==> flow/design.v <==
module circle(input logic clk, input logic rst_n, input logic [2:0] colour,
              input logic [7:0] centre_x, input logic [6:0] centre_y, input logic [7:0] radius,
              input logic start, output logic done,
              output logic [7:0] vga_x, output logic [6:0] vga_y,
              output logic [2:0] vga_colour, output logic vga_plot);
logic y_increment, x_increment, crit1_increment, crit2_increment, loop_start, plot;
logic [9:0] offset_x, next_vgax, offset_y, next_vgay, crit;
logic [3:0] state, next_state, which_octant; 
assign vga_colour = colour; 
localparam x_dimension = 159; 
localparam y_dimension = 119;  
localparam RESET = 4'b0000;
localparam START_DRAWING = 4'b0001;
localparam BIG_LOOP = 4'b0010;
localparam OCTANT_1 = 4'b0011;
localparam OCTANT_2 = 4'b0100;
localparam OCTANT_3 = 4'b0101;
localparam OCTANT_4 = 4'b0110;
localparam OCTANT_5 = 4'b0111;
localparam OCTANT_6 = 4'b1000;
localparam OCTANT_7 = 4'b1001;
localparam OCTANT_8 = 4'b1010;
localparam INCREMENT_Y = 4'b1011;
localparam INCREMENT_CRIT1 = 4'b1100;
localparam INCREMENT_CRIT2 = 4'b1101;
localparam DONE_ALL = 4'b1110;
always_ff @(posedge clk or negedge rst_n) begin 
	if(!rst_n) state = RESET; 
	else state = next_state; 
end  
always_comb begin 
	if (plot ==1 && $signed(next_vgax) >= 0 && $signed(next_vgax) <= x_dimension && $signed(next_vgay) >= 0 && $signed(next_vgay) <= y_dimension)
		vga_plot = 1;
	else vga_plot = 0;
end
always_ff @(posedge clk) begin
	if(loop_start == 1) offset_y <= 10'd0; 
	else if (y_increment) offset_y <= offset_y + 10'd1;
	else offset_y <= offset_y;
end
always_ff @ (posedge clk) begin
	if(loop_start == 1) offset_x <= radius;
	else if (x_increment) offset_x <= offset_x - 10'd1;
	else offset_x <= offset_x;
end
always_ff @ (posedge clk) begin
	if(loop_start == 1) crit <= 10'd1 - radius;
	else if (crit1_increment) crit <= crit + (10'd2 * offset_y) + 10'd1; 
	else if (crit2_increment) crit <= crit + (10'd2 * (offset_y - offset_x)) + 10'd1;
	else crit <= crit;
end  
always_ff @(posedge clk) begin 
	if (loop_start == 1) begin
		next_vgax = centre_x + radius;
		next_vgay = centre_y; end
	else
	case(which_octant) 
	4'd1: begin
		next_vgax = centre_x + offset_x;
		next_vgay = centre_y + offset_y; end
	4'd2: begin
		next_vgax = centre_x + offset_y;
		next_vgay = centre_y + offset_x; end
	4'd3: begin
		next_vgax = centre_x - offset_x;
		next_vgay = centre_y + offset_y; end
	4'd4: begin
		next_vgax = centre_x - offset_y;
		next_vgay = centre_y + offset_x; end
	4'd5: begin
		next_vgax = centre_x - offset_x;
		next_vgay = centre_y - offset_y; end
	4'd6: begin
		next_vgax = centre_x - offset_y;
		next_vgay = centre_y - offset_x; end
	4'd7: begin
		next_vgax = centre_x + offset_x;
		next_vgay = centre_y - offset_y; end
	4'd8: begin
		next_vgax = centre_x + offset_y;
		next_vgay = centre_y - offset_x; end
	default:  begin
		next_vgax = next_vgax;
		next_vgay = next_vgay; end
	endcase
end  
assign vga_x = next_vgax[7:0];
assign vga_y = next_vgay[6:0];
always_comb begin
	case(state)
	RESET: begin
		if (start) begin
			next_state = START_DRAWING; 
			end
		else next_state = RESET;
		end
	START_DRAWING: begin 
			next_state = BIG_LOOP; end 
	BIG_LOOP: begin  
			if ($signed(offset_y) <= $signed(offset_x)) next_state = OCTANT_1;  
			else next_state = DONE_ALL; 
		end
	OCTANT_1: next_state = OCTANT_2; 
	OCTANT_2: next_state = OCTANT_3;  
	OCTANT_3: next_state = OCTANT_4; 
	OCTANT_4: next_state = OCTANT_5; 
	OCTANT_5: next_state = OCTANT_6; 
	OCTANT_6: next_state = OCTANT_7;  
	OCTANT_7: next_state = OCTANT_8; 
	OCTANT_8: next_state = INCREMENT_Y; 
	INCREMENT_Y: next_state = INCREMENT_CRIT1; 
	INCREMENT_CRIT1: begin 
		if($signed(crit) <= 0) next_state = BIG_LOOP; 
		else next_state = INCREMENT_CRIT2;  
		end
	INCREMENT_CRIT2: next_state = BIG_LOOP; 
	DONE_ALL: next_state = DONE_ALL;  
	default: next_state = RESET;  
	endcase
end  
always_comb begin
	case(state) 
	RESET: begin
		loop_start = 0;
		which_octant = 0;
		plot = 0;
		x_increment = 0;
		y_increment = 0;
		crit1_increment = 0;
		crit2_increment  = 0;
		done = 0;
		end
	START_DRAWING: begin
		loop_start = 1;
		which_octant = 0;
		plot = 0;
		x_increment = 0;
		y_increment = 0;
		crit1_increment = 0;
		crit2_increment  = 0;
		done = 0;
		end
	BIG_LOOP: begin
		loop_start = 0;
		which_octant = 0;
		plot = 0;
		x_increment = 0;
		y_increment = 0;
		crit1_increment = 0;
		crit2_increment  = 0;
		done = 0;
		end
	OCTANT_1: begin
		loop_start = 0;
		which_octant = 4'd1;
		plot = 1;
		x_increment = 0;
		y_increment = 0;
		crit1_increment = 0;
		crit2_increment  = 0;
		done = 0;
		end
	OCTANT_2: begin
		loop_start = 0;
		which_octant = 4'd2;
		plot = 1;
		x_increment = 0;
		y_increment = 0;
		crit1_increment = 0;
		crit2_increment  = 0;
		done = 0;
		end
	OCTANT_3: begin
		loop_start = 0;
		which_octant = 4'd3;
		plot = 1;
		x_increment = 0;
		y_increment = 0;
		crit1_increment = 0;
		crit2_increment  = 0;
		done = 0;
		end
	OCTANT_4: begin
		loop_start = 0;
		which_octant = 4'd4;
		plot = 1;
		x_increment = 0;
		y_increment = 0;
		crit1_increment = 0;
		crit2_increment  = 0;
		done = 0;
		end
	OCTANT_5: begin
		loop_start = 0;
		which_octant = 4'd5;
		plot = 1;
		x_increment = 0;
		y_increment = 0;
		crit1_increment = 0;
		crit2_increment  = 0;
		done = 0;
		end
	OCTANT_6: begin
		loop_start = 0;
		which_octant = 4'd6;
		plot = 1;
		x_increment = 0;
		y_increment = 0;
		crit1_increment = 0;
		crit2_increment  = 0;
		done = 0;
		end
	OCTANT_7: begin
		loop_start = 0;
		which_octant = 4'd7;
		plot = 1;
		x_increment = 0;
		y_increment = 0;
		crit1_increment = 0;
		crit2_increment  = 0;
		done = 0;
		end
	OCTANT_8: begin
		loop_start = 0;
		which_octant = 4'd8;
		plot = 1;
		x_increment = 0;
		y_increment = 0;
		crit1_increment = 0;
		crit2_increment  = 0;
		done = 0;
		end
	INCREMENT_Y: begin
		loop_start = 0;
		which_octant = 4'd8;
		plot = 1;
		x_increment = 0;
		y_increment = 1;
		crit1_increment = 0;
		crit2_increment  = 0;
		done = 0;
		end
	INCREMENT_CRIT1: begin
		if($signed(crit) <= 0) begin crit1_increment = 1; x_increment = 0; end 
		else begin x_increment = 1; crit1_increment = 0; end  
		loop_start = 0;
		which_octant = 0;
		plot = 0;
		y_increment = 0;
		crit2_increment  = 0;
		done = 0;
		end
	INCREMENT_CRIT2: begin
		loop_start = 0;
		which_octant = 0;
		plot = 0;
		x_increment = 0;
		y_increment = 0;
		crit1_increment = 0;
		crit2_increment  = 1;
		done = 0;
		end
	DONE_ALL: begin
		loop_start = 0;
		which_octant = 0;
		plot = 0;
		x_increment = 0;
		y_increment = 0;
		crit1_increment = 0;
		crit2_increment  = 0;
		done = 1;
		end
	default:  begin
		loop_start = 0;
		which_octant = 0;
		plot = 0;
		x_increment = 0;
		y_increment = 0;
		crit1_increment = 0;
		crit2_increment  = 0;
		done = 0;
		end
	endcase
end  
endmodule
module reuleaux(input logic clk, input logic rst_n, input logic [2:0] colour,
                input logic [7:0] centre_x, input logic [6:0] centre_y, input logic [7:0] diameter,
                input logic start, output logic done,
                output logic [7:0] vga_x, output logic [6:0] vga_y,
                output logic [2:0] vga_colour, output logic vga_plot);
localparam RESET = 4'b0000;
localparam CIRCLE_1 = 4'b0001;
localparam CIRCLE_2 = 4'b0010;
localparam CIRCLE_3 = 4'b0011;
localparam DONE = 4'b0100;
logic [7:0] corner_x1, corner_y1, corner_x2, corner_y2, corner_x3, corner_y3;
logic circle_1_start, circle_2_start, circle_3_start, circle_1_done, circle_2_done, circle_3_done, circle_1_plot, circle_2_plot, circle_3_plot; 
logic [7:0] circle_1_x, circle_2_x, circle_3_x;
logic [6:0] circle_1_y, circle_2_y, circle_3_y;
logic [3:0] state, next_state;
logic [2:0] circle_1_colour_out, circle_2_colour_out, circle_3_colour_out;
assign vga_colour = colour; 
assign corner_x1 = centre_x + (diameter / 2); 
assign corner_y1 = centre_y + (((diameter * 978122)/564719)/6);
assign corner_x2 = centre_x - (diameter / 2);
assign corner_y2 = centre_y + (((diameter * 978122)/564719)/6);
assign corner_x3 = centre_x;
assign corner_y3 = centre_y - (((diameter * 978122)/564719)/3);
circle circle_1(.clk(clk), .rst_n(rst_n),  .colour(colour),
	.centre_x(corner_x1), .centre_y(corner_y1), .radius(diameter),
	 .start(circle_1_start), .done(circle_1_done), .vga_x(circle_1_x), .vga_y(circle_1_y), 
	.vga_colour(circle_1_colour_out), .vga_plot(circle_1_plot) );
circle circle_2(.clk(clk), .rst_n(rst_n),  .colour(colour),
	.centre_x(corner_x2), .centre_y(corner_y2), .radius(diameter),
	 .start(circle_2_start), .done(circle_2_done), .vga_x(circle_2_x), .vga_y(circle_2_y), 
	.vga_colour(circle_2_colour_out), .vga_plot(circle_2_plot) );
circle circle_3(.clk(clk), .rst_n(rst_n),  .colour(colour),
	.centre_x(corner_x3), .centre_y(corner_y3), .radius(diameter),
	 .start(circle_3_start), .done(circle_3_done), .vga_x(circle_3_x), .vga_y(circle_3_y), 
	.vga_colour(circle_3_colour_out), .vga_plot(circle_3_plot) );
always_comb begin 
	if (circle_1_plot ==1 
			&& $signed(circle_1_x) >= $signed(0) 
			&& $signed(circle_1_x) <= $signed(corner_x3) 
			&& (circle_1_y) >= (corner_y3) 
			&& (circle_1_y) <= (corner_y2) 
		) begin
		vga_x = circle_1_x;
		vga_y = circle_1_y;
		vga_plot = circle_1_plot;
		end
	else if (circle_2_plot == 1 
			&& $signed(circle_2_x) >= $signed(corner_x3)
			&& $signed(circle_2_x) <= $signed(corner_x1) 
			&& (circle_2_y) >= (corner_y3) 
			&& (circle_2_y) <= (corner_y1) 
		) begin
		vga_x = circle_2_x;
		vga_y = circle_2_y;
		vga_plot = circle_2_plot;
		end
	else if (circle_3_plot == 1
			&& $signed(circle_3_x) >= $signed(corner_x2)
			&& $signed(circle_3_x) <= $signed(corner_x1)
			&& (circle_3_y) >= (corner_y3) 
			&& (circle_3_y) <= (corner_y1 + diameter) 
			) begin
		vga_x = circle_3_x;
		vga_y = circle_3_y;
		vga_plot = circle_3_plot;
		end
	else begin 
		vga_x = 0;
		vga_y = 0;
		vga_plot = 0;
		end
end
always_ff @(posedge clk or negedge rst_n) begin 
	if(!rst_n) state = RESET; 
	else state = next_state; 
end  
always_comb begin
	case(state)
	RESET: begin
		if (start) next_state = CIRCLE_1;
		else next_state = RESET;
		end
	CIRCLE_1: begin
		if (circle_1_done) next_state = CIRCLE_2;
		else next_state = CIRCLE_1;
		end
	CIRCLE_2: begin
		if (circle_2_done) next_state = CIRCLE_3;
		else next_state = CIRCLE_2;
		end
	CIRCLE_3: begin
		if (circle_3_done) next_state = DONE;
		else next_state = CIRCLE_3;
		end
	DONE: next_state = DONE;
	default: next_state = RESET;
	endcase
end
always_comb begin  
	case(state)
	RESET: begin
		circle_1_start = 0;
		circle_2_start = 0;
		circle_3_start = 0;
		done = 0; end
	CIRCLE_1:  begin
		circle_1_start = 1;
		circle_2_start = 0;
		circle_3_start = 0;
		done = 0; end
	CIRCLE_2: begin
		circle_1_start = 0;
		circle_2_start = 1;
		circle_3_start = 0;
		done = 0; end
	CIRCLE_3: begin
		circle_1_start = 0;
		circle_2_start = 0;
		circle_3_start = 1;
		done = 0; end
	DONE: begin
		circle_1_start = 0;
		circle_2_start = 0;
		circle_3_start = 0;
		done = 1; end
	default:  begin
		circle_1_start = 0;
		circle_2_start = 0;
		circle_3_start = 0;
		done = 0; end
	endcase
end  
endmodule
-- Step by step through the tools: reuleaux
What the tools print for reuleaux, step after step.
Lines are those of the file above, counted from 1.
Operators carry their Yosys type and port widths (W data, S select, Z words).
Cell names lack the library's common part.
The mark - stands for no value.
- design top: reuleaux
- clock input: clk
- cell library: sky130hd
- timing corner: tt_025C_1v80

-- Word level
Yosys after proc, flatten, opt, wreduce and memory -nomap, before mapping. Memory bits, and registers merged into a memory's read port (data or address), are not among the register bits. Print and check cells are not counted. Equal cells are merged and count once.
- noted flip-flop bits (word level): 165
- input port bits: 29
- output and inout bits at 20
- noted $add $sub $neg: 54
- multipliers at 1
- divide/modulo/power cells at 3
- noted magnitude comparators: 30
- noted equality and inequality tests: 70
- multiplexer cells at 90
- reduce/logical cells: 73
- operator list (kind ; number):
    $div A32 B20 Y32 const B ; 1
    $pmux W10 S4 ; 6
    $mul A8 B19 Y27 const B ; 1
    $pmux W4 S14 ; 3
    $mux W10 ; 12
    $div A32 B3 Y32 const B ; 1
    $eq A4 B3 Y1 const B ; 24
    $eq A4 B4 Y1 const B ; 24
    $pmux W4 S8 ; 3
    $add A10 B1 Y10 const B ; 9
    $mux W8 ; 9
    $div A32 B2 Y32 const B ; 1
    $ge A10 B1 Y1 const B ; 6
    $add A10 B10 Y10 ; 6
    $reduce_or A2 Y1 ; 30
    $add A7 B10 Y10 ; 6
    $sub A7 B10 Y10 ; 6
    $add A8 B10 Y10 ; 6
    $sub A8 B10 Y10 ; 6
    $eq A4 B2 Y1 const B ; 12
    $mux W1 ; 42
    $mux W7 ; 6
    $sub A10 B1 Y10 const B ; 3
    $le A10 B1 Y1 const B ; 3
    $le A10 B10 Y1 ; 3
    $le A10 B8 Y1 const B ; 3
    $le A10 B9 Y1 const B ; 3
    $reduce_bool A5 Y1 ; 6
Other operator kinds: 26; their cells: 80.

-- Logic depth
Longest topological path by Yosys (ltp), each cell counted once; first at word level (registers and memories cut), then after technology mapping (sequential cells cut; the memories' decode and read muxes count).
- word-level depth at 15
- ABC_AREA at 0
- noted gate-level depth with buffers: 84
- mapped depth without buffers at 71

-- Mapped cells and area
The flow's flattened synthesis, as Yosys stat reports it; memories are mapped. The netlist is that of the ABC_AREA named above (0 if unset); the other value can give another one.
The area totals of this step are shown rounded.
- mapped cells: 3847
- noted mapped area: 30000 um2
- sequential area at 5300 um2
- flip-flop cells: 200
- cell types (cell type ; number ; total area (um2)):
    ha_1 ; 348 ; 4.35E+03
    edfxtp_1 ; 105 ; 3.15E+03
    xnor2_1 ; 249 ; 2.18E+03
    a21oi_1 ; 318 ; 1.59E+03
    o21ai_0 ; 285 ; 1.43E+03
    nor2_1 ; 353 ; 1.33E+03
    fa_1 ; 61 ; 1.22E+03
    dfrtp_1 ; 46 ; 1.15E+03
    nand2_1 ; 292 ; 1.1E+03
    inv_1 ; 289 ; 1084.79
    dfxtp_1 ; 45 ; 900.864
    xor2_1 ; 97 ; 849.565
    a21o_1 ; 70 ; 525.504
    nor3_1 ; 98 ; 490.47
    clkbuf_1 ; 112 ; 420.403
    nand3_1 ; 77 ; 385.37
    nand2b_1 ; 57 ; 356.592
    o21bai_1 ; 47 ; 352.838
Not listed: further types 108, cells in them 898.
The figures by module come from a second, unflattened synthesis with its own total; it is not the netlist above.
- cells (unflattened synthesis): 4270
- noted area (unflattened synthesis): 33000 um2
Each row is one instance without its submodules.
- by module (module ; times used ; cells ; area (um2) ; sequential area (um2)):
    circle ; 3 ; 693 ; 5900 ; 1700
    reuleaux ; 1 ; 2191 ; 16000 ; 130

-- Worst setup path after synthesis
Path of least setup slack by OpenSTA after synthesis, without wires, with an ideal clock, recovery checks aside; 20% of the period is set as input and as output delay. Where synthesis merged equal registers, the netlist keeps one of their names.
- path kind: input port to output port
- from: input port diameter[6]
- to: output port vga_x[0]
- period: 34.0 ns
- noted input delay: 6.800 ns
- time at the first pin: 6.800 ns
- data arrival time: 23.448 ns
- data required time: 27.200 ns
- setup slack: 3.752 ns
- delay of the path: 16.648 ns
- noted stages: 74
- synthesis period reached at 30.248 ns
"delay of the path" is the arrival time less input delay plus setup time.
A path that ends at an output port has no setup time.
"stages" counts driving pins, that of a launching flip-flop among them; a cell with two outputs on the path counts twice.
"synthesis period reached" is the clock period less the worst setup slack; recovery checks do not enter. This is arithmetic on one report: input and output delays are still those of the set period (20% each).
Between the ends stands the longest chain of elaborated cells between them, by number of cells; it is not shown to be the way that was timed. Of several equally long chains one is given.
Each line given opens the expression or statement behind the cell; cells for indexed reads and writes are added by Yosys, which also makes memories of some case tables.
- cells stage by stage: clkbuf_1 > inv_1 > ha_1 > inv_1 > fa_1 > inv_1 > fa_1 > inv_1 > fa_1 > inv_1 > ha_1 > clkbuf_1 > a21oi_1 > o21ai_1 > a211oi_2 > o22ai_2 > or3_1 > or4_1 > [38 not listed] > or3_1 > a211o_1 > ha_1 > fa_1 > ha_1 > a21o_1 > a21o_1 > a21oi_1 > o21ai_0 > a21o_1 > a21oi_1 > a31oi_1 > o311ai_0 > and2_1 > clkbuf_1 > clkbuf_1 > a22oi_1 > o21ai_0
- cells in the longest elaborated chain: 10
- elaborated cells on any way between the ends: 30
- ends and longest elaborated chain, post-synthesis (element ; line ; RTL):
    from (decl) ; 287 ; input logic [7:0] centre_x, input logic [6:0] centre_y, input logic [7:0] diameter,
    $mul A8 B19 Y27 ; 304 ; assign corner_y1 = centre_y + (((diameter * 978122)/564719)/6);
    $div A32 B20 Y32 ; 304 ;
    $div A32 B3 Y32 ; 304 ;
    $add A7 B8 Y8 ; 304 ;
    $add A8 B8 Y8 ; 346 ; && (circle_3_y) <= (corner_y1 + diameter)
    $le A7 B8 Y1 ; 346 ;
    $logic_and A1 B1 Y1 ; 342 ; else if (circle_3_plot == 1
    $mux W8 ; 342 ;
    $mux W8 ; 332 ; else if (circle_2_plot == 1
    $mux W8 ; 322 ; if (circle_1_plot ==1
    to (decl) ; 289 ; output logic [7:0] vga_x, output logic [6:0] vga_y,

-- Path in the finished layout
Path of least setup slack in the final report of flow run B (OpenROAD, finished layout, wires in). Where an end is a register, its clock arrival counts in the times.
- path kind: input port to output port
- from: input port diameter[2]
- to: output port vga_y[5]
- period: 20.1 ns
- noted input delay: 4.02 ns
- time at the first pin: 4.02 ns
- data arrival time: 21.88 ns
- data required time: 16.08 ns
- setup slack: -5.80 ns
- noted stages: 75
Between the ends stands the longest chain of elaborated cells between them, by number of cells; it is not shown to be the way that was timed. Of several equally long chains one is given.
- cells stage by stage: buf_16 > fa_1 > buf_4 > fa_1 > fa_1 > inv_1 > fa_1 > inv_1 > ha_4 > and2_1 > nand3_1 > or3_1 > o22ai_4 > buf_4 > mux2i_4 > a311oi_4 > nand4b_1 > nor4_2 > [39 not listed] > o21ai_1 > nand2b_1 > a21o_1 > a21oi_2 > xnor2_2 > buf_6 > inv_6 > ha_4 > a21oi_2 > a31oi_1 > o311ai_2 > nor2_2 > buf_6 > buf_8 > buf_6 > a22oi_1 > o21ai_2 > buf_2
- cells in the longest elaborated chain: 10
- elaborated cells on any way between the ends: 30
- ends and longest elaborated chain, post-layout (element ; line ; RTL):
    from (decl) ; 287 ; input logic [7:0] centre_x, input logic [6:0] centre_y, input logic [7:0] diameter,
    $mul A8 B19 Y27 ; 304 ; assign corner_y1 = centre_y + (((diameter * 978122)/564719)/6);
    $div A32 B20 Y32 ; 304 ;
    $div A32 B3 Y32 ; 304 ;
    $add A7 B8 Y8 ; 304 ;
    $add A8 B8 Y8 ; 346 ; && (circle_3_y) <= (corner_y1 + diameter)
    $le A7 B8 Y1 ; 346 ;
    $logic_and A1 B1 Y1 ; 342 ; else if (circle_3_plot == 1
    $mux W7 ; 342 ;
    $mux W7 ; 332 ; else if (circle_2_plot == 1
    $mux W7 ; 322 ; if (circle_1_plot ==1
    to (decl) ; 289 ; output logic [7:0] vga_x, output logic [6:0] vga_y,

--- measured runs ---
Design reuleaux on sky130hd. What follows are 4 stored runs of the flow, each under its own settings; their order means nothing. The constraints put input and output delay at 20% of the set period each and load the outputs with 0.01 pF.
"period reached" is the run's clock period less its worst setup slack. It is reckoned from that one timing run; input and output delays stay at 20% of the period that was set.
By "critical path time" is meant the share of the clock period that the worst setup path is allowed (20% is reserved at inputs, 20% at outputs), minus its slack. Clock arrival times at its registers enter into it.
The results are shown rounded.

Flow run A

==> flow/run.sh <==
#!/bin/bash
# the make line also repeats the synthesis and layout settings of config.mk as NAME=value (left out here)
make -C /OpenROAD-flow-scripts/flow DESIGN_CONFIG=/design/flow/config.mk WORK_HOME=/design/flow/orfs CLKGATE_MAP_FILE= finish
==> flow/config.mk <==
export PLATFORM = sky130hd
export DESIGN_NAME = reuleaux
export DESIGN_NICKNAME = reuleaux
export VERILOG_FILES = /design/flow/design.v
export SDC_FILE = /design/flow/constraint.sdc
export NUM_CORES = 4
export LEC_CHECK = 0
export ABC_AREA = 1
export CAP_MARGIN = 20
export CELL_PAD_IN_SITES_DETAIL_PLACEMENT = 2
export CORE_MARGIN = 9
export CORE_UTILIZATION = 47
export GPL_ROUTABILITY_DRIVEN = 0
export HOLD_SLACK_MARGIN = 0.07
export MAX_ROUTING_LAYER = met4
export SETUP_SLACK_MARGIN = -0.45
export SLEW_MARGIN = 20
==> flow/constraint.sdc <==
create_clock -name core_clock -period 34.0 [get_ports {clk}]
set_input_delay 6.8000 -clock core_clock [delete_from_list [all_inputs] [get_ports {clk}]]
set_output_delay 6.8000 -clock core_clock [all_outputs]
set_load 0.01 [all_outputs]

Flow run A: no final report: placement broke off with DPL-0033.

Flow run B

==> flow/run.sh <==
#!/bin/bash
# the make line also repeats the synthesis and layout settings of config.mk as NAME=value (left out here)
make -C /OpenROAD-flow-scripts/flow DESIGN_CONFIG=/design/flow/config.mk WORK_HOME=/design/flow/orfs CLKGATE_MAP_FILE= finish
==> flow/config.mk <==
export PLATFORM = sky130hd
export DESIGN_NAME = reuleaux
export DESIGN_NICKNAME = reuleaux
export VERILOG_FILES = /design/flow/design.v
export SDC_FILE = /design/flow/constraint.sdc
export NUM_CORES = 4
export LEC_CHECK = 0
export CAP_MARGIN = 35
export CELL_PAD_IN_SITES_GLOBAL_PLACEMENT = 0
export CORE_MARGIN = 10
export CORE_UTILIZATION = 32
export CTS_CLUSTER_DIAMETER = 290
export GPL_TIMING_DRIVEN = 0
export MAX_ROUTING_LAYER = met4
export MIN_ROUTING_LAYER = met2
export PLACE_DENSITY_LB_ADDON = 0.18
export SETUP_SLACK_MARGIN = 0.31
export SLEW_MARGIN = 20
export TNS_END_PERCENT = 35
==> flow/constraint.sdc <==
create_clock -name core_clock -period 20.1 [get_ports {clk}]
set_input_delay 4.0200 -clock core_clock [delete_from_list [all_inputs] [get_ports {clk}]]
set_output_delay 4.0200 -clock core_clock [all_outputs]
set_load 0.01 [all_outputs]

Measured in flow run B:
- noted the critical path time: 17.86 ns
- class of the worst setup path: input port to output port
- period reached at 25.898 ns
- chip area in the Yosys report at 30000 um2
- noted the total negative slack: -96 ns
- standard-cell area of the final layout at 38000 um2
- noted the setup slack of the worst path: -5.8 ns
- worst hold slack: 0.38 ns
- utilization after routing: 40%
- noted the total die area: 110000 um2

Flow run C

==> flow/run.sh <==
#!/bin/bash
# the make line also repeats the synthesis and layout settings of config.mk as NAME=value (left out here)
make -C /OpenROAD-flow-scripts/flow DESIGN_CONFIG=/design/flow/config.mk WORK_HOME=/design/flow/orfs CLKGATE_MAP_FILE= finish
==> flow/config.mk <==
export PLATFORM = sky130hd
export DESIGN_NAME = reuleaux
export DESIGN_NICKNAME = reuleaux
export VERILOG_FILES = /design/flow/design.v
export SDC_FILE = /design/flow/constraint.sdc
export NUM_CORES = 4
export LEC_CHECK = 0
export CAP_MARGIN = 20
export CELL_PAD_IN_SITES_GLOBAL_PLACEMENT = 0
export CORE_ASPECT_RATIO = 1.31
export CORE_MARGIN = 6
export CORE_UTILIZATION = 67
export CTS_CLUSTER_DIAMETER = 146
export GPL_ROUTABILITY_DRIVEN = 0
export GPL_TIMING_DRIVEN = 0
export MAX_ROUTING_LAYER = met4
export PLACE_DENSITY_LB_ADDON = 0.16
export SLEW_MARGIN = 20
==> flow/constraint.sdc <==
create_clock -name core_clock -period 45.7 [get_ports {clk}]
set_input_delay 9.1400 -clock core_clock [delete_from_list [all_inputs] [get_ports {clk}]]
set_output_delay 9.1400 -clock core_clock [all_outputs]
set_load 0.01 [all_outputs]

Measured in flow run C:
- noted the critical path time: 22.69 ns
- class of the worst setup path: input port to output port
- period reached at 40.974 ns
- chip area in the Yosys report at 30000 um2
- noted the total negative slack: 0.000 ns
- standard-cell area of the final layout at 32000 um2
- noted the setup slack of the worst path: 4.7 ns
- worst hold slack: 0.39 ns
- utilization after routing: 72%
- noted the total die area: 50000 um2

Flow run D

==> flow/run.sh <==
#!/bin/bash
# the make line also repeats the synthesis and layout settings of config.mk as NAME=value (left out here)
make -C /OpenROAD-flow-scripts/flow DESIGN_CONFIG=/design/flow/config.mk WORK_HOME=/design/flow/orfs CLKGATE_MAP_FILE= finish
==> flow/config.mk <==
export PLATFORM = sky130hd
export DESIGN_NAME = reuleaux
export DESIGN_NICKNAME = reuleaux
export VERILOG_FILES = /design/flow/design.v
export SDC_FILE = /design/flow/constraint.sdc
export NUM_CORES = 4
export LEC_CHECK = 0
export ABC_AREA = 1
export CAP_MARGIN = 40
export CELL_PAD_IN_SITES_DETAIL_PLACEMENT = 0
export CORE_ASPECT_RATIO = 0.91
export CORE_MARGIN = 7
export CORE_UTILIZATION = 70
export GPL_ROUTABILITY_DRIVEN = 0
export GPL_TIMING_DRIVEN = 0
export HOLD_SLACK_MARGIN = 0.07
export MAX_ROUTING_LAYER = met4
export MIN_ROUTING_LAYER = met2
export PLACE_DENSITY_LB_ADDON = 0.2
export SETUP_SLACK_MARGIN = -0.45
export SLEW_MARGIN = 15
export TNS_END_PERCENT = 90
==> flow/constraint.sdc <==
create_clock -name core_clock -period 57.6 [get_ports {clk}]
set_input_delay 11.5200 -clock core_clock [delete_from_list [all_inputs] [get_ports {clk}]]
set_output_delay 11.5200 -clock core_clock [all_outputs]
set_load 0.01 [all_outputs]

Flow run D: no final report: routing broke off with GRT-0116.
--- end ---
